==> flow/design.v <==
module bldc_esc #(parameter DATA_WIDTH = 16,parameter debounce = 3)(
  input clk,              		 
  input reset,            		 
  input pwm_en,						 
  input encoder_a,  				 
  input encoder_b,  				 
  input [DATA_WIDTH-1:0] pwm_period,	 
  input [DATA_WIDTH-1:0] period_reference,	 
  input [DATA_WIDTH-1:0] Kp_ext, 
  input [DATA_WIDTH-1:0] Ki_ext, 
  input [DATA_WIDTH-1:0] Kd_ext, 
  input override_internal_pid,		 
  output reg motor_positive,   		 
  output reg motor_negative 			 
);
  reg motor_pwm;
  reg [DATA_WIDTH-1:0] pwm_counter;
  reg [DATA_WIDTH-1:0] pwm_duty_cycle;
  reg [1:0]encoder_state;
  reg [1:0]prev_encoder_state;
  reg [1:0]pwm_direction;
  reg [DATA_WIDTH-1:0] period_speed ; 
  reg [DATA_WIDTH-1:0] speed_ctr;
  reg [DATA_WIDTH-1:0] Kp ;
  reg [DATA_WIDTH-1:0] Ki ;
  reg [DATA_WIDTH-1:0] Kd ;
  reg signed[DATA_WIDTH-1:0] error;
  reg signed[(DATA_WIDTH)-1:0] integral;
  reg signed[DATA_WIDTH-1:0] derivative;
  reg signed [(DATA_WIDTH)-1:0] pid_output;
  reg signed[DATA_WIDTH-1:0] previous_error;
  reg [2:0] encoder_a_shift_reg;
  reg encoder_a_reg;
  reg [2:0] encoder_b_shift_reg;
  reg encoder_b_reg;
 always @(posedge clk or posedge reset) begin
    if (reset) begin
        integral <= 16'b0;
        pwm_counter <= {DATA_WIDTH{1'b0}};
        encoder_state <= 2'b0;
        prev_encoder_state <= 2'b0;
        pwm_direction<=2'b00;
        motor_positive<=1'b0;
        motor_negative<=1'b0;
        Kp <= 16'd1;
        Ki <= 16'd0;
        Kd <= 16'd0;
        speed_ctr<={DATA_WIDTH{1'b0}};
        previous_error <= {DATA_WIDTH{1'b0}};
        error<=8'b0;
        period_speed <= 16'b0;
        pid_output <= 16'b0;
        derivative <= 16'b0;
        pwm_duty_cycle <= 16'b0;
        motor_pwm <= 1'b0;
        encoder_a_shift_reg <= 3'b0;
        encoder_a_reg <= 1'b0;
        encoder_b_shift_reg <= 3'b0;
        encoder_b_reg <= 1'b0;
    end 
    else begin
        encoder_a_shift_reg <= {encoder_a_shift_reg[debounce-2:0],encoder_a};
        if (encoder_a_shift_reg == {debounce{1'b0}} || encoder_a_shift_reg == {debounce{1'b1}})begin
            encoder_a_reg <= encoder_a_shift_reg[0];
        end
        encoder_b_shift_reg <= {encoder_b_shift_reg[debounce-2:0],encoder_b};
        if (encoder_b_shift_reg == {debounce{1'b0}} || encoder_b_shift_reg == {debounce{1'b1}})begin
            encoder_b_reg <= encoder_b_shift_reg[0];
        end
        pid_output <= Kp * error + Ki * integral + Kd * derivative;	 
        if(pid_output<1) begin			 
			pwm_duty_cycle<=pwm_period;
		end 
		else if (pid_output>pwm_period) begin	 
			pwm_duty_cycle<=1;
		end 
		else begin
			pwm_duty_cycle<= pid_output;	 
		end
        derivative <= error - previous_error;
        if (integral + error > 2047) begin  
            integral <= 2047;  
        end 
        else if (integral + error < -2048) begin
            integral <= -2048; 
        end 
        else begin
            integral <= integral + error;  
        end
        previous_error<=error;
        error <= period_reference - period_speed;
        motor_pwm <= (pwm_counter < pwm_duty_cycle) & pwm_en;  
        if (pwm_counter == pwm_period) begin
            pwm_counter <= 16'd0;
        end
        else begin
            pwm_counter <= pwm_counter + 1;
        end
        encoder_state <= {encoder_a_reg, encoder_b_reg};
        prev_encoder_state <= encoder_state;
        case ({encoder_state, prev_encoder_state})
            4'b0100, 4'b1101,4'b1011: begin 
                pwm_direction<=2'b10;
            end
            4'b1000,4'b1110,4'b0111: begin 
                pwm_direction<=2'b01;
            end
            4'b1100, 4'b0011, 4'b1001,4'b0110: begin 
                pwm_direction<=2'b00;
            end
            default: begin
                pwm_direction<=pwm_direction; 
            end
        endcase
        if(pwm_en==1'b0)begin
            motor_positive<=1'b0;
            motor_negative<=1'b0;
		end 
		else begin
            case(pwm_direction)
                2'b00: begin
      				if(period_reference>32767) begin  
						motor_positive<=1'b0;
						motor_negative<=motor_pwm;
					end
					else begin
						motor_positive<=motor_pwm;
						motor_negative<=1'b0;
					end
                end 
                2'b01:begin
                    motor_positive<=1'b0;
                    motor_negative<=motor_pwm;
                end
                2'b10:begin
                    motor_positive<=motor_pwm;
                    motor_negative<=1'b0;
                end
                default: begin
                    motor_positive <= 1'b0;
                    motor_negative <= 1'b0;
                end
            endcase
        end
		if(override_internal_pid) begin
			Kp<=Kp_ext;
			Ki<=Ki_ext;
			Kd<=Kd_ext;
		end 
		else begin
			Kp<=Kp;
			Ki<=Ki;
			Kd<=Kd;
		end
      if((prev_encoder_state[0]==1'b0 && encoder_a_reg==1'b1) || speed_ctr==16'h00ff) begin
            period_speed<=speed_ctr;
            speed_ctr<={DATA_WIDTH{1'b0}};
        end else begin
            speed_ctr<=speed_ctr+1;
        end
    end
 end
endmodule
Appendix: tool output

Step by step through the tools: bldc_esc
Each step is given for the RTL above and for the edited RTL.
Lines under "before" count in the file above, lines under "after" in the edited file.
"delta": "after" minus "before" as printed here.
Operators carry their Yosys type and port widths (W data, S select, Z words).
Library cell names are shortened.
{"block": "setup", "top": "bldc_esc", "clock": "clk", "library": "sky130hd", "lib_corner": "tt_025C_1v80"}

Edit of the RTL
The edit as a unified diff against the file above.
The edited RTL no longer does the same as the RTL above: the edit was made by script, with no optimisation intended.
begin of diff
@@ -16,5 +16,5 @@
   reg motor_pwm;
   reg [DATA_WIDTH-1:0] pwm_counter;
-  reg [DATA_WIDTH-1:0] pwm_duty_cycle;
+  reg [DATA_WIDTH-2:0] pwm_duty_cycle;
   reg [1:0]encoder_state;
   reg [1:0]prev_encoder_state;
end of diff

After elaboration
Source: Yosys, flattened and elaborated, memories not mapped. Widths are those after wreduce. Registers that Yosys merges into a memory's read port (data or address) are not register bits. Print and check cells do not count.
{"block": "op_classes", "item": "logic", "before": 2, "after": 2, "delta": 0}
{"block": "op_classes", "item": "reduce_and_logical", "before": 11, "after": 11, "delta": 0}
{"block": "op_classes", "item": "n_eq", "before": 16, "after": 16, "delta": 0}
{"block": "op_classes", "item": "muxes", "before": 13, "after": 13, "delta": 0}
{"block": "op_classes", "item": "n_mul", "before": 3, "after": 3, "delta": 0}
{"block": "op_classes", "item": "addsub", "before": 8, "after": 8, "delta": 0}
{"block": "op_classes", "item": "cmp", "before": 6, "after": 6, "delta": 0}
{"block": "ops", "op": "$mux W16", "before": 6, "after": 4, "delta": -2}
{"block": "ops", "op": "$mux W15", "before": 0, "after": 2, "delta": 2}
{"block": "ops", "op": "$lt A16 B16 Y1", "before": 1, "after": 0, "delta": -1}
{"block": "ops", "op": "$lt A16 B15 Y1", "before": 0, "after": 1, "delta": 1}
Unchanged operator kinds not shown: 30.
{"block": "word_totals", "item": "output_inout_bits", "before": 2, "after": 2, "delta": 0}
{"block": "word_totals", "item": "elab_cells", "before": 81, "after": 81, "delta": 0}
{"block": "word_totals", "item": "regBits", "before": 209, "after": 208, "delta": -1}

Depth
Longest topological path by Yosys (ltp), each cell counted once; first at word level (registers and memories cut), then after technology mapping (sequential cells cut; the memories' decode and read muxes count).
{"block": "logic_depth", "item": "depth_word", "before": 4, "after": 4, "delta": 0}
{"block": "logic_depth", "item": "ABC_AREA", "before": "0", "after": "0"}
{"block": "logic_depth", "item": "depth_mapped", "before": 25, "after": 27, "delta": 2}
{"block": "logic_depth", "item": "depth_no_buf", "before": 24, "after": 26, "delta": 2}

Mapped cells and area
The flow's flattened synthesis, as Yosys stat reports it; memories are mapped. The netlist is that of the ABC_AREA named above (0 if unset); the other value can give another one.
{"block": "synth_totals", "item": "cells", "before": 2364, "after": 2371, "delta": 7}
{"block": "synth_totals", "item": "mapped_area_mm2", "before": 0.0227506, "after": 0.0227431, "delta": -0.0000075}
{"block": "synth_totals", "item": "ffs", "before": 210, "after": 209, "delta": -1}
{"block": "synth_totals", "item": "sequential_area_mm2", "before": 0.0052575, "after": 0.0052325, "delta": -0.0000250}
{"block": "types", "type": "inv_1", "before": 492, "after": 474, "delta": -18}
{"block": "types", "type": "nand2_1", "before": 203, "after": 221, "delta": 18}
{"block": "types", "type": "and2_1", "before": 266, "after": 249, "delta": -17}
{"block": "types", "type": "nor2_1", "before": 76, "after": 93, "delta": 17}
{"block": "types", "type": "a21o_1", "before": 6, "after": 16, "delta": 10}
{"block": "types", "type": "xor2_1", "before": 47, "after": 38, "delta": -9}
{"block": "types", "type": "xnor2_1", "before": 136, "after": 144, "delta": 8}
{"block": "types", "type": "o21ai_2", "before": 9, "after": 2, "delta": -7}
{"block": "types", "type": "buf_2", "before": 0, "after": 6, "delta": 6}
{"block": "types", "type": "nor3_1", "before": 20, "after": 15, "delta": -5}
{"block": "types", "type": "and3_1", "before": 16, "after": 11, "delta": -5}
{"block": "types", "type": "o21a_1", "before": 12, "after": 17, "delta": 5}
{"block": "types", "type": "inv_2", "before": 0, "after": 5, "delta": 5}
{"block": "types", "type": "or3_1", "before": 11, "after": 7, "delta": -4}
{"block": "types", "type": "a21oi_1", "before": 47, "after": 50, "delta": 3}
{"block": "types", "type": "o21ai_0", "before": 44, "after": 41, "delta": -3}
{"block": "types", "type": "nand3_1", "before": 27, "after": 30, "delta": 3}
{"block": "types", "type": "nor2b_1", "before": 13, "after": 16, "delta": 3}
Unchanged cell types not shown: 17.
The list need not be complete.

Path before layout
OpenSTA on the mapped netlist: ideal clock, no wires. The path of least setup slack (recovery checks aside). Input and output delay are each 20% of the period. Register names are those of the netlist, which keeps one name where synthesis merged equal registers.
{"block": "synth_timing", "item": "kind", "before": "register -> register", "after": "register -> register"}
{"block": "synth_timing", "item": "start", "before": "register error[3]", "after": "register error[3]"}
{"block": "synth_timing", "item": "end", "before": "register pid_output[15]", "after": "register pid_output[15]"}
{"block": "synth_timing", "item": "t_required_ns", "before": 7.920, "after": 7.866, "delta": -0.054}
{"block": "synth_timing", "item": "launch_ns", "before": 0.000, "after": 0.000, "delta": 0.000}
{"block": "synth_timing", "item": "delay_ns", "before": 6.664, "after": 6.645, "delta": -0.019}
{"block": "synth_timing", "item": "driving_pins", "before": 25, "after": 25, "delta": 0}
{"block": "synth_timing", "item": "arrival_time_ns", "before": 6.584, "after": 6.511, "delta": -0.073}
{"block": "synth_timing", "item": "setup_time_ns", "before": 0.080, "after": 0.134, "delta": 0.054}
{"block": "synth_timing", "item": "slack_ns", "before": 1.336, "after": 1.355, "delta": 0.019}
{"block": "synth_timing", "item": "clock_period_ns", "before": 8.0, "after": 8.0, "delta": 0.0}
{"block": "synth_timing", "item": "period_less_setup_slack_ns", "before": 6.664, "after": 6.645, "delta": -0.019}
"delay_ns" = arrival - input delay + setup time.
"driving_pins" counts driving pins, that of a launching flip-flop among them; a cell with two outputs on the path counts twice.
"period_less_setup_slack_ns" is the clock period less the worst setup slack; recovery checks do not enter. This is arithmetic on one report: input and output delays are still those of the set period (20% each).
Between the ends stands the longest chain of elaborated cells between them, by number of cells; it is not shown to be the way that was timed. Of several equally long chains one is given.
A line is the first line of the expression or statement that the cell stems from. Yosys adds cells for indexed reads and writes and turns some case tables into memories.
{"block": "synth_via_before", "cell_sequence": "dfrtp_1 clkbuf_1 and2_1 fa_1 inv_1 fa_1 fa_1 inv_1 fa_1 inv_1 fa_1 inv_1 fa_1 fa_1 fa_1 inv_1 fa_1 inv_1 ha_1 inv_1 o21bai_1 a21oi_1 o21ai_0 o41ai_1 xnor2_1", "elab_chain_len": 3, "cone_cells": 3}
{"block": "synth_lines_before", "item": "start, declared", "line": 27, "text": "reg signed[DATA_WIDTH-1:0] error;"}
{"block": "synth_lines_before", "item": "start, assigned", "line": 50, "text": "error<=8'b0;"}
{"block": "synth_lines_before", "item": "start, assigned", "line": 91, "text": "error <= period_reference - period_speed;"}
{"block": "synth_lines_before", "item": "$mul A16 B16 Y16", "line": 70, "text": "pid_output <= Kp * error + Ki * integral + Kd * derivative;"}
{"block": "synth_lines_before", "item": "$add A16 B16 Y16 x2", "line": 70}
{"block": "synth_lines_before", "item": "end, assigned", "line": 52, "text": "pid_output <= 16'b0;"}
{"block": "synth_lines_before", "item": "end, assigned", "line": 70}
{"block": "synth_lines_before", "item": "end, declared", "line": 30, "text": "reg signed [(DATA_WIDTH)-1:0] pid_output;"}
{"block": "synth_via_after", "cell_sequence": "dfrtp_1 clkbuf_1 nand2_1 fa_1 inv_1 fa_1 inv_1 fa_1 inv_1 fa_1 inv_1 fa_1 inv_1 fa_1 fa_1 fa_1 inv_1 fa_1 inv_1 ha_1 and3_1 a21oi_1 o21ai_0 o41ai_1 xnor2_1", "elab_chain_len": 3, "cone_cells": 3}
{"block": "synth_lines_after", "item": "start, declared", "line": 27, "text": "reg signed[DATA_WIDTH-1:0] error;"}
{"block": "synth_lines_after", "item": "start, assigned", "line": 50, "text": "error<=8'b0;"}
{"block": "synth_lines_after", "item": "start, assigned", "line": 91, "text": "error <= period_reference - period_speed;"}
{"block": "synth_lines_after", "item": "$mul A16 B16 Y16", "line": 70, "text": "pid_output <= Kp * error + Ki * integral + Kd * derivative;"}
{"block": "synth_lines_after", "item": "$add A16 B16 Y16 x2", "line": 70}
{"block": "synth_lines_after", "item": "end, assigned", "line": 52, "text": "pid_output <= 16'b0;"}
{"block": "synth_lines_after", "item": "end, assigned", "line": 70}
{"block": "synth_lines_after", "item": "end, declared", "line": 30, "text": "reg signed [(DATA_WIDTH)-1:0] pid_output;"}

Timing after layout
Path of least setup slack in the final report of the runs of set A (OpenROAD, finished layout, wires in). Where an end is a register, its clock arrival counts in the times.
{"block": "layout_timing", "item": "kind", "before": "register -> register", "after": "register -> register"}
{"block": "layout_timing", "item": "start", "before": "register error[4]", "after": "register error[3]"}
{"block": "layout_timing", "item": "end", "before": "register pid_output[15]", "after": "register pid_output[15]"}
{"block": "layout_timing", "item": "t_required_ns", "before": 8.48, "after": 8.46, "delta": -0.02}
{"block": "layout_timing", "item": "setup_time_ns", "before": 0.08, "after": 0.12, "delta": 0.04}
{"block": "layout_timing", "item": "driving_pins", "before": 24, "after": 24, "delta": 0}
{"block": "layout_timing", "item": "slack_ns", "before": 0.69, "after": 0.86, "delta": 0.17}
{"block": "layout_timing", "item": "clock_period_ns", "before": 8.0, "after": 8.0, "delta": 0.0}
{"block": "layout_timing", "item": "arrival_time_ns", "before": 7.79, "after": 7.61, "delta": -0.18}
{"block": "layout_timing", "item": "launch_ns", "before": 0.59, "after": 0.57, "delta": -0.02}
Between the ends stands the longest chain of elaborated cells between them, by number of cells; it is not shown to be the way that was timed. Of several equally long chains one is given.
{"block": "layout_via_before", "cell_sequence": "dfrtp_1 nand2_1 fa_1 inv_1 fa_1 inv_1 fa_1 inv_1 fa_1 inv_1 fa_1 inv_1 fa_1 fa_1 fa_1 inv_1 fa_1 inv_1 ha_1 and3_1 a21oi_1 o21ai_0 o41ai_1 xnor2_1", "elab_chain_len": 3, "cone_cells": 3}
{"block": "layout_lines_before", "item": "start, declared", "line": 27, "text": "reg signed[DATA_WIDTH-1:0] error;"}
{"block": "layout_lines_before", "item": "start, assigned", "line": 50, "text": "error<=8'b0;"}
{"block": "layout_lines_before", "item": "start, assigned", "line": 91, "text": "error <= period_reference - period_speed;"}
{"block": "layout_lines_before", "item": "$mul A16 B16 Y16", "line": 70, "text": "pid_output <= Kp * error + Ki * integral + Kd * derivative;"}
{"block": "layout_lines_before", "item": "$add A16 B16 Y16 x2", "line": 70}
{"block": "layout_lines_before", "item": "end, assigned", "line": 52, "text": "pid_output <= 16'b0;"}
{"block": "layout_lines_before", "item": "end, assigned", "line": 70}
{"block": "layout_lines_before", "item": "end, declared", "line": 30, "text": "reg signed [(DATA_WIDTH)-1:0] pid_output;"}
{"block": "layout_via_after", "cell_sequence": "dfrtp_1 nand2_1 fa_1 inv_1 fa_1 inv_1 fa_1 inv_1 fa_1 inv_1 fa_1 inv_1 fa_1 fa_1 fa_1 inv_1 fa_1 inv_1 ha_1 and3_1 a21oi_1 o21ai_0 o41ai_1 xnor2_1", "elab_chain_len": 3, "cone_cells": 3}
{"block": "layout_lines_after", "item": "start, declared", "line": 27, "text": "reg signed[DATA_WIDTH-1:0] error;"}
{"block": "layout_lines_after", "item": "start, assigned", "line": 50, "text": "error<=8'b0;"}
{"block": "layout_lines_after", "item": "start, assigned", "line": 91, "text": "error <= period_reference - period_speed;"}
{"block": "layout_lines_after", "item": "$mul A16 B16 Y16", "line": 70, "text": "pid_output <= Kp * error + Ki * integral + Kd * derivative;"}
{"block": "layout_lines_after", "item": "$add A16 B16 Y16 x2", "line": 70}
{"block": "layout_lines_after", "item": "end, assigned", "line": 52, "text": "pid_output <= 16'b0;"}
{"block": "layout_lines_after", "item": "end, assigned", "line": 70}
{"block": "layout_lines_after", "item": "end, declared", "line": 30, "text": "reg signed [(DATA_WIDTH)-1:0] pid_output;"}

Layout results
Runs of the flow (Yosys, OpenROAD) on both versions; the two runs of a pair have the same settings. The constraints put input and output delay at 20% of the set period each and load the outputs with 0.01 pF.
{"block": "flow_settings_set_A", "CORE_UTILIZATION": 40, "PLACE_DENSITY": 0.6, "period_ns": 8.0, "CAP_MARGIN": 20, "CORE_MARGIN": 2, "SLEW_MARGIN": 20}
{"block": "measured_set_A", "item": "stdcell_area_mm2", "before": 0.0254206, "after": 0.0254006, "delta": -0.0000200}
{"block": "measured_set_A", "item": "util_frac", "before": 0.452, "after": 0.451, "delta": -0.001}
{"block": "measured_set_A", "item": "timing.achieved_period_ns", "before": 7.312, "after": 7.143, "delta": -0.169}
{"block": "measured_set_A", "item": "hold_ws_ns", "before": 0.376, "after": 0.372, "delta": -0.004}
{"block": "measured_set_A", "item": "synthArea_mm2", "before": 0.0227506, "after": 0.0227431, "delta": -0.0000075}
{"block": "measured_set_A", "item": "ws_setup_ns", "before": 0.688, "after": 0.857, "delta": 0.169}
{"block": "measured_set_A", "item": "design.die.area_mm2", "before": 0.058799, "after": 0.058782, "delta": -0.000017}
{"block": "measured_set_A", "item": "timing.setup.tns_ns", "before": 0.000, "after": 0.000, "delta": 0.000}
{"block": "flow_settings_set_B", "CELL_PAD_IN_SITES_GLOBAL_PLACEMENT": 3, "CORE_MARGIN": 4, "CORE_UTILIZATION": 31, "CTS_CLUSTER_SIZE": 57, "GPL_TIMING_DRIVEN": 0, "MAX_ROUTING_LAYER": "met4", "SETUP_SLACK_MARGIN": 1.09, "period_ns": 7.97, "CAP_MARGIN": 20, "SLEW_MARGIN": 20}
{"block": "measured_set_B", "item": "stdcell_area_mm2", "before": 0.0270372, "after": 0.0265104, "delta": -0.0005268}
{"block": "measured_set_B", "item": "util_frac", "before": 0.371, "after": 0.364, "delta": -0.007}
{"block": "measured_set_B", "item": "timing.achieved_period_ns", "before": 7.020, "after": 7.200, "delta": 0.180}
{"block": "measured_set_B", "item": "hold_ws_ns", "before": 0.376, "after": 0.376, "delta": 0.000}
{"block": "measured_set_B", "item": "synthArea_mm2", "before": 0.0227506, "after": 0.0227431, "delta": -0.0000075}
{"block": "measured_set_B", "item": "ws_setup_ns", "before": 0.950, "after": 0.770, "delta": -0.180}
{"block": "measured_set_B", "item": "design.die.area_mm2", "before": 0.077788, "after": 0.0777629, "delta": -0.0000251}
{"block": "measured_set_B", "item": "timing.setup.tns_ns", "before": 0.000, "after": 0.000, "delta": 0.000}
By "timing.achieved_period_ns" is meant the clock period of the run minus its worst setup slack. This is arithmetic on one report: input and output delays are still those of the set period (20% each).
